==> flow/design.v <==
module fairArb (
	input logic [15:0] bids,
	output logic [15:0] wins,
	input logic get_next_win,
	input logic clk,
	input logic rst
		);
	parameter SIZE = 3;
	parameter S0=3'b000, S1=3'b001, S2=3'b010, S3=3'b011, S4=3'b100, S5=3'b101, S6=3'b110;
	logic [SIZE-1:0] state;
	logic [SIZE-1:0] next_state;
	logic [3:0] dec1;
	logic [3:0] dec2;
	logic [15:0] bid1;
	logic [15:0] bid2;
	logic [15:0] b [15:0];
	logic [15:0] d [15:0];
	logic [15:0] out_check;
	logic [3:0] new_priority;
	logic [3:0] pr_in;
	logic [15:0] bids_cycle_f;
	logic [3:0] priority_f;
	logic [3:0] priority_d;
	logic [15:0] wins_d;
	logic sB, sD;
	logic [1:0] sC;
	always @ (*) begin
		case (sC)
			2'b00: priority_d = dec2;
			2'b01: priority_d = priority_f;
			2'b10: priority_d = pr_in;
			2'b11: priority_d = 0;
		endcase
	end
	always @ (*) begin
		case (sB)
			1'b0: wins_d = bid1;
			1'b1: wins_d = bid2;
		endcase
	end
	always @ (*) begin
		case (sD)
			1'b0: begin
				bid2 = out_check;
				pr_in = new_priority + 1;
			end
			1'b1: begin
				bid2 = d[priority_f];
				pr_in = priority_f + 1;
			end
		endcase
	end
	always @ (*) begin
		bids_cycle_f = bids;
		next_state = S0;
		new_priority = 4'd0;
		out_check = 16'd0;
		if ((bids_cycle_f & 16'd1) != 16'b0) begin
			bid1 = 16'd1;
		end
		else if ((bids_cycle_f & 16'd2) != 16'b0) begin
			bid1 = 16'd2;
		end
		else if ((bids_cycle_f & 16'd4) != 16'b0) begin
			bid1 = 16'd4;
		end
		else if ((bids_cycle_f & 16'd8) != 16'b0) begin
			bid1 = 16'd8;
		end
		else if ((bids_cycle_f & 16'd16) != 16'b0) begin
			bid1 = 16'd16;
		end
		else if ((bids_cycle_f & 16'd32) != 16'b0) begin
			bid1 = 16'd32;
		end
		else if ((bids_cycle_f & 16'd64) != 16'b0) begin
			bid1 = 16'd64;
		end
		else if ((bids_cycle_f & 16'd128) != 16'b0) begin
			bid1 = 16'd128;
		end
		else if ((bids_cycle_f & 16'd256) != 16'b0) begin
			bid1 = 16'd256;
		end
		else if ((bids_cycle_f & 16'd512) != 16'b0) begin
			bid1 = 16'd512;
		end
		else if ((bids_cycle_f & 16'd1024) != 16'b0) begin
			bid1 = 16'd1024;
		end
		else if ((bids_cycle_f & 16'd2048) != 16'b0) begin
			bid1 = 16'd2048;
		end
		else if ((bids_cycle_f & 16'd4096) != 16'b0) begin
			bid1 = 16'd4096;
		end
		else if ((bids_cycle_f & 16'd8192) != 16'b0) begin
			bid1 = 16'd8192;
		end
		else if ((bids_cycle_f & 16'd16384) != 16'b0) begin
			bid1 = 16'd16384;
		end
		else if ((bids_cycle_f & 16'd32768) != 16'b0) begin
			bid1 = 16'd32768;
		end
		else begin
			bid1 = 0;
		end
		d[0] = bids_cycle_f & 16'd1;
		b[0] = (bids_cycle_f & 16'd1) >> 0;
		d[1] = bids_cycle_f & 16'd2;
		b[1] = (bids_cycle_f & 16'd2) >> 1;
		d[2] = bids_cycle_f & 16'd4;
		b[2] = (bids_cycle_f & 16'd4) >> 2;
		d[3] = bids_cycle_f & 16'd8;
		b[3] = (bids_cycle_f & 16'd8) >> 3;
		d[4] = bids_cycle_f & 16'd16;
		b[4] = (bids_cycle_f & 16'd16) >> 4;
		d[5] = bids_cycle_f & 16'd32;
		b[5] = (bids_cycle_f & 16'd32) >> 5;
		d[6] = bids_cycle_f & 16'd64;
		b[6] = (bids_cycle_f & 16'd64) >> 6;
		d[7] = bids_cycle_f & 16'd128;
		b[7] = (bids_cycle_f & 16'd128) >> 7;
		d[8] = bids_cycle_f & 16'd256;
		b[8] = (bids_cycle_f & 16'd256) >> 8;
		d[9] = bids_cycle_f & 16'd512;
		b[9] = (bids_cycle_f & 16'd512) >> 9;
		d[10] = bids_cycle_f & 16'd1024;
		b[10] = (bids_cycle_f & 16'd1024) >> 10;
		d[11] = bids_cycle_f & 16'd2048;
		b[11] = (bids_cycle_f & 16'd2048) >> 11;
		d[12] = bids_cycle_f & 16'd4096;
		b[12] = (bids_cycle_f & 16'd4096) >> 12;
		d[13] = bids_cycle_f & 16'd8192;
		b[13] = (bids_cycle_f & 16'd8192) >> 13;
		d[14] = bids_cycle_f & 16'd16384;
		b[14] = (bids_cycle_f & 16'd16384) >> 14;
		d[15] = bids_cycle_f & 16'd32768;
		b[15] = (bids_cycle_f & 16'd32768) >> 15;
                case (wins_d)
                16'd1: begin
                        dec1 = 0;
                end
                16'd2: begin
                        dec1 = 1;
                end
                16'd4: begin
                        dec1 = 2;
                end
                16'd8: begin
                        dec1 = 3;
                end
                16'd16: begin
                        dec1 = 4;
                end
                16'd32: begin
                        dec1 = 5;
                end
                16'd64: begin
                        dec1 = 6;
                end
                16'd128: begin
                        dec1 = 7;
                end
                16'd256: begin
                        dec1 = 8;
                end
                16'd512: begin
                        dec1 = 9;
                end
                16'd1024: begin
                        dec1 = 10;
                end
                16'd2048: begin
                        dec1 = 11;
                end
                16'd4096: begin
                        dec1 = 12;
                end
                16'd8192: begin
                        dec1 = 13;
                end
                16'd16384: begin
                        dec1 = 14;
                end
                16'd32768: begin
                        dec1 = 15;
                end
                default: begin
                        dec1 = 0;
                end
                endcase
		dec2 = dec1 + 1'b1;
		sD = b[priority_f] & 1'b1;
		if (bids_cycle_f == 16'b0) begin
			out_check = 16'b0;
			new_priority = new_priority;
		end
		else begin
			case (priority_f)
			5'd0: begin
			case (1'b1)
			b[1]: begin
			  new_priority = 1;
			  out_check = d[1];
			end
			b[2]: begin
			  new_priority = 2;
			  out_check = d[2];
			end
			b[3]: begin
			  new_priority = 3;
			  out_check = d[3];
			end
			b[4]: begin
			  new_priority = 4;
			  out_check = d[4];
			end
			b[5]: begin
			  new_priority = 5;
			  out_check = d[5];
			end
			b[6]: begin
			  new_priority = 6;
			  out_check = d[6];
			end
			b[7]: begin
			  new_priority = 7;
			  out_check = d[7];
			end
			b[8]: begin
			  new_priority = 8;
			  out_check = d[8];
			end
			b[9]: begin
			  new_priority = 9;
			  out_check = d[9];
			end
			b[10]: begin
			  new_priority = 10;
			  out_check = d[10];
			end
			b[11]: begin
			  new_priority = 11;
			  out_check = d[11];
			end
			b[12]: begin
			  new_priority = 12;
			  out_check = d[12];
			end
			b[13]: begin
			  new_priority = 13;
			  out_check = d[13];
			end
			b[14]: begin
			  new_priority = 14;
			  out_check = d[14];
			end
			b[15]: begin
			  new_priority = 15;
			  out_check = d[15];
			end
			endcase
			end
			5'd1: begin
			case (1'b1)
			b[2]: begin
			  new_priority = 2;
			  out_check = d[2];
			end
			b[3]: begin
			  new_priority = 3;
			  out_check = d[3];
			end
			b[4]: begin
			  new_priority = 4;
			  out_check = d[4];
			end
			b[5]: begin
			  new_priority = 5;
			  out_check = d[5];
			end
			b[6]: begin
			  new_priority = 6;
			  out_check = d[6];
			end
			b[7]: begin
			  new_priority = 7;
			  out_check = d[7];
			end
			b[8]: begin
			  new_priority = 8;
			  out_check = d[8];
			end
			b[9]: begin
			  new_priority = 9;
			  out_check = d[9];
			end
			b[10]: begin
			  new_priority = 10;
			  out_check = d[10];
			end
			b[11]: begin
			  new_priority = 11;
			  out_check = d[11];
			end
			b[12]: begin
			  new_priority = 12;
			  out_check = d[12];
			end
			b[13]: begin
			  new_priority = 13;
			  out_check = d[13];
			end
			b[14]: begin
			  new_priority = 14;
			  out_check = d[14];
			end
			b[15]: begin
			  new_priority = 15;
			  out_check = d[15];
			end
			b[0]: begin
			  new_priority = 0;
			  out_check = d[0];
			end
			endcase
			end
			5'd2: begin
			case (1'b1)
			b[3]: begin
			  new_priority = 3;
			  out_check = d[3];
			end
			b[4]: begin
			  new_priority = 4;
			  out_check = d[4];
			end
			b[5]: begin
			  new_priority = 5;
			  out_check = d[5];
			end
			b[6]: begin
			  new_priority = 6;
			  out_check = d[6];
			end
			b[7]: begin
			  new_priority = 7;
			  out_check = d[7];
			end
			b[8]: begin
			  new_priority = 8;
			  out_check = d[8];
			end
			b[9]: begin
			  new_priority = 9;
			  out_check = d[9];
			end
			b[10]: begin
			  new_priority = 10;
			  out_check = d[10];
			end
			b[11]: begin
			  new_priority = 11;
			  out_check = d[11];
			end
			b[12]: begin
			  new_priority = 12;
			  out_check = d[12];
			end
			b[13]: begin
			  new_priority = 13;
			  out_check = d[13];
			end
			b[14]: begin
			  new_priority = 14;
			  out_check = d[14];
			end
			b[15]: begin
			  new_priority = 15;
			  out_check = d[15];
			end
			b[0]: begin
			  new_priority = 0;
			  out_check = d[0];
			end
			b[1]: begin
			  new_priority = 1;
			  out_check = d[1];
			end
			endcase
			end
			5'd3: begin
			case (1'b1)
			b[4]: begin
			  new_priority = 4;
			  out_check = d[4];
			end
			b[5]: begin
			  new_priority = 5;
			  out_check = d[5];
			end
			b[6]: begin
			  new_priority = 6;
			  out_check = d[6];
			end
			b[7]: begin
			  new_priority = 7;
			  out_check = d[7];
			end
			b[8]: begin
			  new_priority = 8;
			  out_check = d[8];
			end
			b[9]: begin
			  new_priority = 9;
			  out_check = d[9];
			end
			b[10]: begin
			  new_priority = 10;
			  out_check = d[10];
			end
			b[11]: begin
			  new_priority = 11;
			  out_check = d[11];
			end
			b[12]: begin
			  new_priority = 12;
			  out_check = d[12];
			end
			b[13]: begin
			  new_priority = 13;
			  out_check = d[13];
			end
			b[14]: begin
			  new_priority = 14;
			  out_check = d[14];
			end
			b[15]: begin
			  new_priority = 15;
			  out_check = d[15];
			end
			b[0]: begin
			  new_priority = 0;
			  out_check = d[0];
			end
			b[1]: begin
			  new_priority = 1;
			  out_check = d[1];
			end
			b[2]: begin
			  new_priority = 2;
			  out_check = d[2];
			end
			endcase
			end
			5'd4: begin
			case (1'b1)
			b[5]: begin
			  new_priority = 5;
			  out_check = d[5];
			end
			b[6]: begin
			  new_priority = 6;
			  out_check = d[6];
			end
			b[7]: begin
			  new_priority = 7;
			  out_check = d[7];
			end
			b[8]: begin
			  new_priority = 8;
			  out_check = d[8];
			end
			b[9]: begin
			  new_priority = 9;
			  out_check = d[9];
			end
			b[10]: begin
			  new_priority = 10;
			  out_check = d[10];
			end
			b[11]: begin
			  new_priority = 11;
			  out_check = d[11];
			end
			b[12]: begin
			  new_priority = 12;
			  out_check = d[12];
			end
			b[13]: begin
			  new_priority = 13;
			  out_check = d[13];
			end
			b[14]: begin
			  new_priority = 14;
			  out_check = d[14];
			end
			b[15]: begin
			  new_priority = 15;
			  out_check = d[15];
			end
			b[0]: begin
			  new_priority = 0;
			  out_check = d[0];
			end
			b[1]: begin
			  new_priority = 1;
			  out_check = d[1];
			end
			b[2]: begin
			  new_priority = 2;
			  out_check = d[2];
			end
			b[3]: begin
			  new_priority = 3;
			  out_check = d[3];
			end
			endcase
			end
			5'd5: begin
			case (1'b1)
			b[6]: begin
			  new_priority = 6;
			  out_check = d[6];
			end
			b[7]: begin
			  new_priority = 7;
			  out_check = d[7];
			end
			b[8]: begin
			  new_priority = 8;
			  out_check = d[8];
			end
			b[9]: begin
			  new_priority = 9;
			  out_check = d[9];
			end
			b[10]: begin
			  new_priority = 10;
			  out_check = d[10];
			end
			b[11]: begin
			  new_priority = 11;
			  out_check = d[11];
			end
			b[12]: begin
			  new_priority = 12;
			  out_check = d[12];
			end
			b[13]: begin
			  new_priority = 13;
			  out_check = d[13];
			end
			b[14]: begin
			  new_priority = 14;
			  out_check = d[14];
			end
			b[15]: begin
			  new_priority = 15;
			  out_check = d[15];
			end
			b[0]: begin
			  new_priority = 0;
			  out_check = d[0];
			end
			b[1]: begin
			  new_priority = 1;
			  out_check = d[1];
			end
			b[2]: begin
			  new_priority = 2;
			  out_check = d[2];
			end
			b[3]: begin
			  new_priority = 3;
			  out_check = d[3];
			end
			b[4]: begin
			  new_priority = 4;
			  out_check = d[4];
			end
			endcase
			end
			5'd6: begin
			case (1'b1)
			b[7]: begin
			  new_priority = 7;
			  out_check = d[7];
			end
			b[8]: begin
			  new_priority = 8;
			  out_check = d[8];
			end
			b[9]: begin
			  new_priority = 9;
			  out_check = d[9];
			end
			b[10]: begin
			  new_priority = 10;
			  out_check = d[10];
			end
			b[11]: begin
			  new_priority = 11;
			  out_check = d[11];
			end
			b[12]: begin
			  new_priority = 12;
			  out_check = d[12];
			end
			b[13]: begin
			  new_priority = 13;
			  out_check = d[13];
			end
			b[14]: begin
			  new_priority = 14;
			  out_check = d[14];
			end
			b[15]: begin
			  new_priority = 15;
			  out_check = d[15];
			end
			b[0]: begin
			  new_priority = 0;
			  out_check = d[0];
			end
			b[1]: begin
			  new_priority = 1;
			  out_check = d[1];
			end
			b[2]: begin
			  new_priority = 2;
			  out_check = d[2];
			end
			b[3]: begin
			  new_priority = 3;
			  out_check = d[3];
			end
			b[4]: begin
			  new_priority = 4;
			  out_check = d[4];
			end
			b[5]: begin
			  new_priority = 5;
			  out_check = d[5];
			end
			endcase
			end
			5'd7: begin
			case (1'b1)
			b[8]: begin
			  new_priority = 8;
			  out_check = d[8];
			end
			b[9]: begin
			  new_priority = 9;
			  out_check = d[9];
			end
			b[10]: begin
			  new_priority = 10;
			  out_check = d[10];
			end
			b[11]: begin
			  new_priority = 11;
			  out_check = d[11];
			end
			b[12]: begin
			  new_priority = 12;
			  out_check = d[12];
			end
			b[13]: begin
			  new_priority = 13;
			  out_check = d[13];
			end
			b[14]: begin
			  new_priority = 14;
			  out_check = d[14];
			end
			b[15]: begin
			  new_priority = 15;
			  out_check = d[15];
			end
			b[0]: begin
			  new_priority = 0;
			  out_check = d[0];
			end
			b[1]: begin
			  new_priority = 1;
			  out_check = d[1];
			end
			b[2]: begin
			  new_priority = 2;
			  out_check = d[2];
			end
			b[3]: begin
			  new_priority = 3;
			  out_check = d[3];
			end
			b[4]: begin
			  new_priority = 4;
			  out_check = d[4];
			end
			b[5]: begin
			  new_priority = 5;
			  out_check = d[5];
			end
			b[6]: begin
			  new_priority = 6;
			  out_check = d[6];
			end
			endcase
			end
			5'd8: begin
			case (1'b1)
			b[9]: begin
			  new_priority = 9;
			  out_check = d[9];
			end
			b[10]: begin
			  new_priority = 10;
			  out_check = d[10];
			end
			b[11]: begin
			  new_priority = 11;
			  out_check = d[11];
			end
			b[12]: begin
			  new_priority = 12;
			  out_check = d[12];
			end
			b[13]: begin
			  new_priority = 13;
			  out_check = d[13];
			end
			b[14]: begin
			  new_priority = 14;
			  out_check = d[14];
			end
			b[15]: begin
			  new_priority = 15;
			  out_check = d[15];
			end
			b[0]: begin
			  new_priority = 0;
			  out_check = d[0];
			end
			b[1]: begin
			  new_priority = 1;
			  out_check = d[1];
			end
			b[2]: begin
			  new_priority = 2;
			  out_check = d[2];
			end
			b[3]: begin
			  new_priority = 3;
			  out_check = d[3];
			end
			b[4]: begin
			  new_priority = 4;
			  out_check = d[4];
			end
			b[5]: begin
			  new_priority = 5;
			  out_check = d[5];
			end
			b[6]: begin
			  new_priority = 6;
			  out_check = d[6];
			end
			b[7]: begin
			  new_priority = 7;
			  out_check = d[7];
			end
			endcase
			end
			5'd9: begin
			case (1'b1)
			b[10]: begin
			  new_priority = 10;
			  out_check = d[10];
			end
			b[11]: begin
			  new_priority = 11;
			  out_check = d[11];
			end
			b[12]: begin
			  new_priority = 12;
			  out_check = d[12];
			end
			b[13]: begin
			  new_priority = 13;
			  out_check = d[13];
			end
			b[14]: begin
			  new_priority = 14;
			  out_check = d[14];
			end
			b[15]: begin
			  new_priority = 15;
			  out_check = d[15];
			end
			b[0]: begin
			  new_priority = 0;
			  out_check = d[0];
			end
			b[1]: begin
			  new_priority = 1;
			  out_check = d[1];
			end
			b[2]: begin
			  new_priority = 2;
			  out_check = d[2];
			end
			b[3]: begin
			  new_priority = 3;
			  out_check = d[3];
			end
			b[4]: begin
			  new_priority = 4;
			  out_check = d[4];
			end
			b[5]: begin
			  new_priority = 5;
			  out_check = d[5];
			end
			b[6]: begin
			  new_priority = 6;
			  out_check = d[6];
			end
			b[7]: begin
			  new_priority = 7;
			  out_check = d[7];
			end
			b[8]: begin
			  new_priority = 8;
			  out_check = d[8];
			end
			endcase
			end
			5'd10: begin
			case (1'b1)
			b[11]: begin
			  new_priority = 11;
			  out_check = d[11];
			end
			b[12]: begin
			  new_priority = 12;
			  out_check = d[12];
			end
			b[13]: begin
			  new_priority = 13;
			  out_check = d[13];
			end
			b[14]: begin
			  new_priority = 14;
			  out_check = d[14];
			end
			b[15]: begin
			  new_priority = 15;
			  out_check = d[15];
			end
			b[0]: begin
			  new_priority = 0;
			  out_check = d[0];
			end
			b[1]: begin
			  new_priority = 1;
			  out_check = d[1];
			end
			b[2]: begin
			  new_priority = 2;
			  out_check = d[2];
			end
			b[3]: begin
			  new_priority = 3;
			  out_check = d[3];
			end
			b[4]: begin
			  new_priority = 4;
			  out_check = d[4];
			end
			b[5]: begin
			  new_priority = 5;
			  out_check = d[5];
			end
			b[6]: begin
			  new_priority = 6;
			  out_check = d[6];
			end
			b[7]: begin
			  new_priority = 7;
			  out_check = d[7];
			end
			b[8]: begin
			  new_priority = 8;
			  out_check = d[8];
			end
			b[9]: begin
			  new_priority = 9;
			  out_check = d[9];
			end
			endcase
			end
			5'd11: begin
			case (1'b1)
			b[12]: begin
			  new_priority = 12;
			  out_check = d[12];
			end
			b[13]: begin
			  new_priority = 13;
			  out_check = d[13];
			end
			b[14]: begin
			  new_priority = 14;
			  out_check = d[14];
			end
			b[15]: begin
			  new_priority = 15;
			  out_check = d[15];
			end
			b[0]: begin
			  new_priority = 0;
			  out_check = d[0];
			end
			b[1]: begin
			  new_priority = 1;
			  out_check = d[1];
			end
			b[2]: begin
			  new_priority = 2;
			  out_check = d[2];
			end
			b[3]: begin
			  new_priority = 3;
			  out_check = d[3];
			end
			b[4]: begin
			  new_priority = 4;
			  out_check = d[4];
			end
			b[5]: begin
			  new_priority = 5;
			  out_check = d[5];
			end
			b[6]: begin
			  new_priority = 6;
			  out_check = d[6];
			end
			b[7]: begin
			  new_priority = 7;
			  out_check = d[7];
			end
			b[8]: begin
			  new_priority = 8;
			  out_check = d[8];
			end
			b[9]: begin
			  new_priority = 9;
			  out_check = d[9];
			end
			b[10]: begin
			  new_priority = 10;
			  out_check = d[10];
			end
			endcase
			end
			5'd12: begin
			case (1'b1)
			b[13]: begin
			  new_priority = 13;
			  out_check = d[13];
			end
			b[14]: begin
			  new_priority = 14;
			  out_check = d[14];
			end
			b[15]: begin
			  new_priority = 15;
			  out_check = d[15];
			end
			b[0]: begin
			  new_priority = 0;
			  out_check = d[0];
			end
			b[1]: begin
			  new_priority = 1;
			  out_check = d[1];
			end
			b[2]: begin
			  new_priority = 2;
			  out_check = d[2];
			end
			b[3]: begin
			  new_priority = 3;
			  out_check = d[3];
			end
			b[4]: begin
			  new_priority = 4;
			  out_check = d[4];
			end
			b[5]: begin
			  new_priority = 5;
			  out_check = d[5];
			end
			b[6]: begin
			  new_priority = 6;
			  out_check = d[6];
			end
			b[7]: begin
			  new_priority = 7;
			  out_check = d[7];
			end
			b[8]: begin
			  new_priority = 8;
			  out_check = d[8];
			end
			b[9]: begin
			  new_priority = 9;
			  out_check = d[9];
			end
			b[10]: begin
			  new_priority = 10;
			  out_check = d[10];
			end
			b[11]: begin
			  new_priority = 11;
			  out_check = d[11];
			end
			endcase
			end
			5'd13: begin
			case (1'b1)
			b[14]: begin
			  new_priority = 14;
			  out_check = d[14];
			end
			b[15]: begin
			  new_priority = 15;
			  out_check = d[15];
			end
			b[0]: begin
			  new_priority = 0;
			  out_check = d[0];
			end
			b[1]: begin
			  new_priority = 1;
			  out_check = d[1];
			end
			b[2]: begin
			  new_priority = 2;
			  out_check = d[2];
			end
			b[3]: begin
			  new_priority = 3;
			  out_check = d[3];
			end
			b[4]: begin
			  new_priority = 4;
			  out_check = d[4];
			end
			b[5]: begin
			  new_priority = 5;
			  out_check = d[5];
			end
			b[6]: begin
			  new_priority = 6;
			  out_check = d[6];
			end
			b[7]: begin
			  new_priority = 7;
			  out_check = d[7];
			end
			b[8]: begin
			  new_priority = 8;
			  out_check = d[8];
			end
			b[9]: begin
			  new_priority = 9;
			  out_check = d[9];
			end
			b[10]: begin
			  new_priority = 10;
			  out_check = d[10];
			end
			b[11]: begin
			  new_priority = 11;
			  out_check = d[11];
			end
			b[12]: begin
			  new_priority = 12;
			  out_check = d[12];
			end
			endcase
			end
			5'd14: begin
			case (1'b1)
			b[15]: begin
			  new_priority = 15;
			  out_check = d[15];
			end
			b[0]: begin
			  new_priority = 0;
			  out_check = d[0];
			end
			b[1]: begin
			  new_priority = 1;
			  out_check = d[1];
			end
			b[2]: begin
			  new_priority = 2;
			  out_check = d[2];
			end
			b[3]: begin
			  new_priority = 3;
			  out_check = d[3];
			end
			b[4]: begin
			  new_priority = 4;
			  out_check = d[4];
			end
			b[5]: begin
			  new_priority = 5;
			  out_check = d[5];
			end
			b[6]: begin
			  new_priority = 6;
			  out_check = d[6];
			end
			b[7]: begin
			  new_priority = 7;
			  out_check = d[7];
			end
			b[8]: begin
			  new_priority = 8;
			  out_check = d[8];
			end
			b[9]: begin
			  new_priority = 9;
			  out_check = d[9];
			end
			b[10]: begin
			  new_priority = 10;
			  out_check = d[10];
			end
			b[11]: begin
			  new_priority = 11;
			  out_check = d[11];
			end
			b[12]: begin
			  new_priority = 12;
			  out_check = d[12];
			end
			b[13]: begin
			  new_priority = 13;
			  out_check = d[13];
			end
			endcase
			end
			5'd15: begin
			case (1'b1)
			b[0]: begin
			  new_priority = 0;
			  out_check = d[0];
			end
			b[1]: begin
			  new_priority = 1;
			  out_check = d[1];
			end
			b[2]: begin
			  new_priority = 2;
			  out_check = d[2];
			end
			b[3]: begin
			  new_priority = 3;
			  out_check = d[3];
			end
			b[4]: begin
			  new_priority = 4;
			  out_check = d[4];
			end
			b[5]: begin
			  new_priority = 5;
			  out_check = d[5];
			end
			b[6]: begin
			  new_priority = 6;
			  out_check = d[6];
			end
			b[7]: begin
			  new_priority = 7;
			  out_check = d[7];
			end
			b[8]: begin
			  new_priority = 8;
			  out_check = d[8];
			end
			b[9]: begin
			  new_priority = 9;
			  out_check = d[9];
			end
			b[10]: begin
			  new_priority = 10;
			  out_check = d[10];
			end
			b[11]: begin
			  new_priority = 11;
			  out_check = d[11];
			end
			b[12]: begin
			  new_priority = 12;
			  out_check = d[12];
			end
			b[13]: begin
			  new_priority = 13;
			  out_check = d[13];
			end
			b[14]: begin
			  new_priority = 14;
			  out_check = d[14];
			end
			endcase
			end
			endcase
		end
        case (state)
        S0: begin
			sB = 0;
			sC = 2'b11;
			next_state = S1;
        end
        S1: begin
			sB = 0;
			sC = 2'b00;
			next_state = S2;
		end
		S2: begin
			sB = 1;
			if (get_next_win == 1)  begin
				if (bids_cycle_f == 16'b0) begin
					sC = 2'b01;
				end
				else begin
					sC = 2'b10;
				end
			end
			else begin
				sC = 2'b01;
			end
			next_state = S2;
		end
		default: begin
			sC = 2'b11;
			sB = 0;
		end
		endcase
	end
	always @ (posedge clk) begin
		if (~rst) begin
			wins <= 0;
		end
		else begin
			wins <= wins_d;
		end
	end
	always @ (posedge clk) begin
		if (~rst) begin
			priority_f <= 0;
		end
		else begin
			priority_f <= priority_d;
		end
	end
	always @ (posedge clk) begin
		if (~rst) begin
			state <= S0;
		end
		else begin
			state <= next_state;
		end
	end
endmodule
Step by step through the tools: fairArb
The steps from the RTL of fairArb to its reports follow in flow order.
Lines are those of the file above, counted from 1.
Operators: Yosys type, input widths -> output width; for muxes data width and select width s.
Cell names lack the library's common part.
Not given: -
Inputs
  top: fairArb
  clock: clk
  library: sky130hd
  library corner: tt_025C_1v80

Elaborated design
Counts by Yosys on the flattened word-level netlist (proc, flatten, opt, wreduce). Print and check cells are left out. Cells with the same type and inputs are merged into one.
Storage and ports
  bits in registers: 23
  bits of input ports: 19
  elaborated cells: 530
Cells by class
  bitwise logic cells: 2
  reductions and logical operators: 5
  equal/unequal tests: 35
  $add $sub $neg: 3
  muxes and demuxes: 482
Operators with widths (number)
  $mux 16: 122
  $mux 4: 195
  $pmux 16 s16: 2
  $mux 15: 15
  $mux 14: 14
  $mux 13: 13
  $mux 12: 12
  $mux 11: 11
  $mux 10: 10
  $mux 3: 29
  $mux 9: 9
  $pmux 4 s16: 1
  $pmux 16 s2: 2
  $mux 8: 8
  $pmux 4 s15: 1
  $mux 7: 7
  $mux 6: 6
  $eq 4x4->1 const B: 8
  $mux 5: 5
  $mux 2: 11
  $eq 16x10->1 const B: 1
  $eq 16x11->1 const B: 1
  $eq 16x12->1 const B: 1
  $eq 16x13->1 const B: 1
  $eq 16x14->1 const B: 1
  $eq 16x15->1 const B: 1
  $eq 16x16->1 const B: 1
  $eq 16x2->1 const B: 1
Not listed: further kinds 26, cells in them 38.

Depth
Depth = most cells in a row (Yosys ltp): at word level without a register or memory, in the mapped netlist without a sequential cell, where the memories' decode and read muxes count.
Depth
  depth after elaboration: 23
  ABC_AREA: 1
  depth in mapped cells: 22
  gate-level depth less buffers: 21

After synthesis
Yosys stat after the flow's synthesis: flattened, memories mapped to cells. It holds for the ABC_AREA given above (unset counts as 0); a run with the other value may have another netlist.
Mapped netlist
  flip-flop cells: 23
  buffers: 13
  standard cells after synthesis: 537
  cell area after synthesis: 2692.6 sq um
Cells by type
  nand2_1: number 209, area in all 784.502 sq um
  dfxtp_1: number 23, area in all 460.442 sq um
  nor2_1: number 85, area in all 319.056 sq um
  nand3_1: number 59, area in all 295.283 sq um
  inv_1: number 67, area in all 251.491 sq um
  a21oi_1: number 21, area in all 105.101 sq um
  o21ai_0: number 19, area in all 95.091 sq um
  nor3_1: number 8, area in all 40.038 sq um
  nand4_1: number 6, area in all 37.536 sq um
  buf_6: number 3, area in all 33.782 sq um
  nor2_4: number 3, area in all 33.782 sq um
  nand3_2: number 3, area in all 30.029 sq um
  clkbuf_1: number 6, area in all 22.522 sq um
  o211ai_1: number 3, area in all 22.522 sq um
  nor2_2: number 3, area in all 18.768 sq um
  nor3_4: number 1, area in all 16.266 sq um
  buf_2: number 3, area in all 15.014 sq um
  nand3b_1: number 2, area in all 15.014 sq um
Other cell types: 11; their cells: 13.

Path before layout
OpenSTA on the mapped netlist: ideal clock, no wires. The path of least setup slack (recovery checks aside). Input and output delay are each 20% of the period. Register names are those of the netlist, which keeps one name where synthesis merged equal registers.
Timing path after synthesis
  path kind: input-to-reg
  from: input port bids[0]
  to: register priority_f[2]
  setup time: 0.134 ns
  stages: 17
  setup slack: 1.378 ns
  required time: 3.866 ns
  arrival time: 2.488 ns
  delay of the path: 1.822 ns
  clock period: 4.0 ns
  period reached after synthesis: 2.622 ns
"delay of the path" is the arrival time less input delay plus setup time.
"stages": output pins that drive a net of the path, with the launching flip-flop's if there is one; two outputs of one cell count as two.
"period reached after synthesis" is the clock period less the worst setup slack; recovery checks do not enter. This is arithmetic on one report: input and output delays are still those of the set period (20% each).
The rows between start and end are the longest chain of elaborated cells between them; the timing report does not say that the signal goes this way. Where chains are equally long, one stands for them.
Each line given opens the expression or statement behind the cell; cells for indexed reads and writes are added by Yosys, which also makes memories of some case tables.
Between the ends, after synthesis
  cell sequence: clkbuf_1 -> nor2_1 -> nand2_1 -> buf_2 -> nor2_1 -> a21oi_1 -> nand3_1 -> nand3_1 -> nand2_1 -> nand2_1 -> nand2_1 -> nor2_1 -> nand3_2 -> ha_1 -> nand3b_1 -> nand3_1 -> a21oi_1
  cells in the longest elaborated chain: 23
RTL lines, path after synthesis
  start: declaration: RTL line 2  | input logic [15:0] bids,
  $mux 1: RTL line 267  | case (1'b1)
  $mux 16 (14 in a row): RTL line 267
  $pmux 16 s16: RTL line 201  | case (priority_f)
  $mux 16: RTL line 196  | if (bids_cycle_f == 16'b0) begin
  $pmux 16 s2: RTL line 42  | case (sD)
  $pmux 16 s2: RTL line 36  | case (sB)
  $eq 16x16->1: RTL line 141  | case (wins_d)
  $pmux 4 s15: RTL line 141
  $add 4x1->4: RTL line 194  | dec2 = dec1 + 1'b1;
  $pmux 4 s3: RTL line 28  | case (sC)
  end: assignment: RTL line 1270  | priority_f <= 0;
  end: assignment: RTL line 1273  | priority_f <= priority_d;
  end: declaration: RTL line 22  | logic [3:0] priority_f;

Timing after layout
Path of least setup slack in the final report of entry C (OpenROAD, finished layout, wires in). Where an end is a register, its clock arrival counts in the times.
Timing path post-layout
  path kind: reg-to-reg
  from: register priority_f[1]
  to: register priority_f[2]
  arrival time: 2.81 ns
  stages: 20
  required time: 2.48 ns
  setup slack: -0.33 ns
  setup time: 0.14 ns
  clock period: 2.35 ns
The rows between start and end are the longest chain of elaborated cells between them; the timing report does not say that the signal goes this way. Where chains are equally long, one stands for them.
Between the ends, post-layout
  cell sequence: dfxtp_4 -> buf_4 -> nand2_4 -> nor2_1 -> nand2_2 -> nand2_2 -> nor2_2 -> nand2_2 -> nor3_4 -> buf_6 -> nand3_1 -> nand2_1 -> nand2_2 -> nand2_2 -> nor2_4 -> nand3_2 -> ha_4 -> nand3b_1 -> nand3_2 -> a21oi_2
  cells in the longest elaborated chain: 9
RTL lines, path post-layout
  start: declaration: RTL line 22  | logic [3:0] priority_f;
  start: assignment: RTL line 1270  | priority_f <= 0;
  start: assignment: RTL line 1273  | priority_f <= priority_d;
  $eq 4x4->1: RTL line 201  | case (priority_f)
  $pmux 16 s16: RTL line 201
  $mux 16: RTL line 196  | if (bids_cycle_f == 16'b0) begin
  $pmux 16 s2: RTL line 42  | case (sD)
  $pmux 16 s2: RTL line 36  | case (sB)
  $eq 16x16->1: RTL line 141  | case (wins_d)
  $pmux 4 s15: RTL line 141
  $add 4x1->4: RTL line 194  | dec2 = dec1 + 1'b1;
  $pmux 4 s3: RTL line 28  | case (sC)
  end: assignment: RTL line 1270
  end: assignment: RTL line 1273
  end: declaration: RTL line 22

Memo
Re: implementation data of fairArb

Design fairArb on sky130hd. What follows are 6 stored runs of the flow, each under its own settings; their order means nothing. The constraints put input and output delay at 20% of the set period each and load the outputs with 0.01 pF.
"clock period reached": clock period set for the run, less the worst setup slack. It is reckoned from that one timing run; input and output delays stay at 20% of the period that was set.
"time used up by the worst setup path" is the time allowed to the run's worst setup path (the clock period less input and output delay, where it has them) less its slack. Clock arrival times count: a late capture clock shortens it, a late launch clock lengthens it.
By "overall power" is meant OpenSTA's value without simulated activity: inputs other than the clock are taken to toggle once in ten clock periods, and the tool carries that through the logic.

==> entry A: settings <==
{ "CAP_MARGIN": 10, "CELL_PAD_IN_SITES_DETAIL_PLACEMENT": 1, "CORE_ASPECT_RATIO": 0.88, "GPL_TIMING_DRIVEN": 0, "MIN_ROUTING_LAYER": "met2", "PLACE_DENSITY_LB_ADDON": 0.26, "SETUP_SLACK_MARGIN": 1.11, "SLEW_MARGIN": 25, "TNS_END_PERCENT": 5, "period_ns": 4.0, "CORE_MARGIN": 2, "CORE_UTILIZATION": 40 }
==> entry A: results <==
did not finish, routing stopped with GRT-0116

==> entry B: settings <==
{ "CELL_PAD_IN_SITES_DETAIL_PLACEMENT": 0, "CORE_UTILIZATION": 45, "MIN_ROUTING_LAYER": "met2", "PLACE_DENSITY_LB_ADDON": 0.02, "SETUP_SLACK_MARGIN": 0.16, "SLEW_MARGIN": 35, "period_ns": 2.79, "CAP_MARGIN": 20, "CORE_MARGIN": 2 }
==> entry B: results <==
did not finish, routing stopped with GRT-0116

==> entry C: settings <==
{ "ABC_AREA": 1, "CAP_MARGIN": 20, "CORE_ASPECT_RATIO": 0.88, "CORE_MARGIN": 8, "CORE_UTILIZATION": 39, "CTS_CLUSTER_DIAMETER": 65, "MAX_ROUTING_LAYER": "met5", "PLACE_DENSITY_LB_ADDON": 0.18, "SETUP_SLACK_MARGIN": -0.01, "period_ns": 2.35, "SLEW_MARGIN": 20 }
==> entry C: results <==
area of the synthesized netlist: 2692.6 sq um
area inside the die boundary: 9824.3 sq um
standard-cell area after layout: 5175.0 sq um
utilization in the final report: 77.3 %
lowest setup slack: -0.332 ns
total negative setup slack: -0.821 ns
worst hold slack after layout: 0.432 ns
overall power: 1.853 mW
clock period reached: 2.682 ns
time used up by the worst setup path: 2.68 ns
worst setup path type: reg-to-reg

==> entry D: settings <==
{ "CORE_UTILIZATION": 40, "period_ns": 4.0, "CAP_MARGIN": 20, "CORE_MARGIN": 2, "SLEW_MARGIN": 20 }
==> entry D: results <==
area of the synthesized netlist: 2695.1 sq um
area inside the die boundary: 7410.6 sq um
standard-cell area after layout: 3547.2 sq um
utilization in the final report: 55.2 %
lowest setup slack: 0.309 ns
total negative setup slack: 0.000 ns
worst hold slack after layout: 0.435 ns
overall power: 0.7460 mW
clock period reached: 3.691 ns
time used up by the worst setup path: 2.89 ns
worst setup path type: input-to-reg

==> entry E: settings <==
{ "CAP_MARGIN": 10, "CORE_ASPECT_RATIO": 0.88, "GPL_TIMING_DRIVEN": 0, "MIN_ROUTING_LAYER": "met1", "PLACE_DENSITY_LB_ADDON": 0.26, "TNS_END_PERCENT": 5, "period_ns": 4.0, "CORE_MARGIN": 2, "CORE_UTILIZATION": 40, "SLEW_MARGIN": 20 }
==> entry E: results <==
area of the synthesized netlist: 2695.1 sq um
area inside the die boundary: 7411.5 sq um
standard-cell area after layout: 3334.4 sq um
utilization in the final report: 50.4 %
lowest setup slack: 0.131 ns
total negative setup slack: 0.000 ns
worst hold slack after layout: 0.436 ns
overall power: 0.7337 mW
clock period reached: 3.869 ns
time used up by the worst setup path: 3.07 ns
worst setup path type: input-to-reg

==> entry F: settings <==
{ "CAP_MARGIN": 5, "CELL_PAD_IN_SITES_DETAIL_PLACEMENT": 1, "CELL_PAD_IN_SITES_GLOBAL_PLACEMENT": 2, "CORE_ASPECT_RATIO": 0.91, "CORE_UTILIZATION": 67, "CTS_CLUSTER_SIZE": 34, "GPL_ROUTABILITY_DRIVEN": 0, "GPL_TIMING_DRIVEN": 0, "MAX_ROUTING_LAYER": "met4", "SETUP_SLACK_MARGIN": -0.24, "TNS_END_PERCENT": 40, "period_ns": 3.49, "CORE_MARGIN": 2, "SLEW_MARGIN": 20 }
==> entry F: results <==
did not finish, placement stopped with GPL-0301
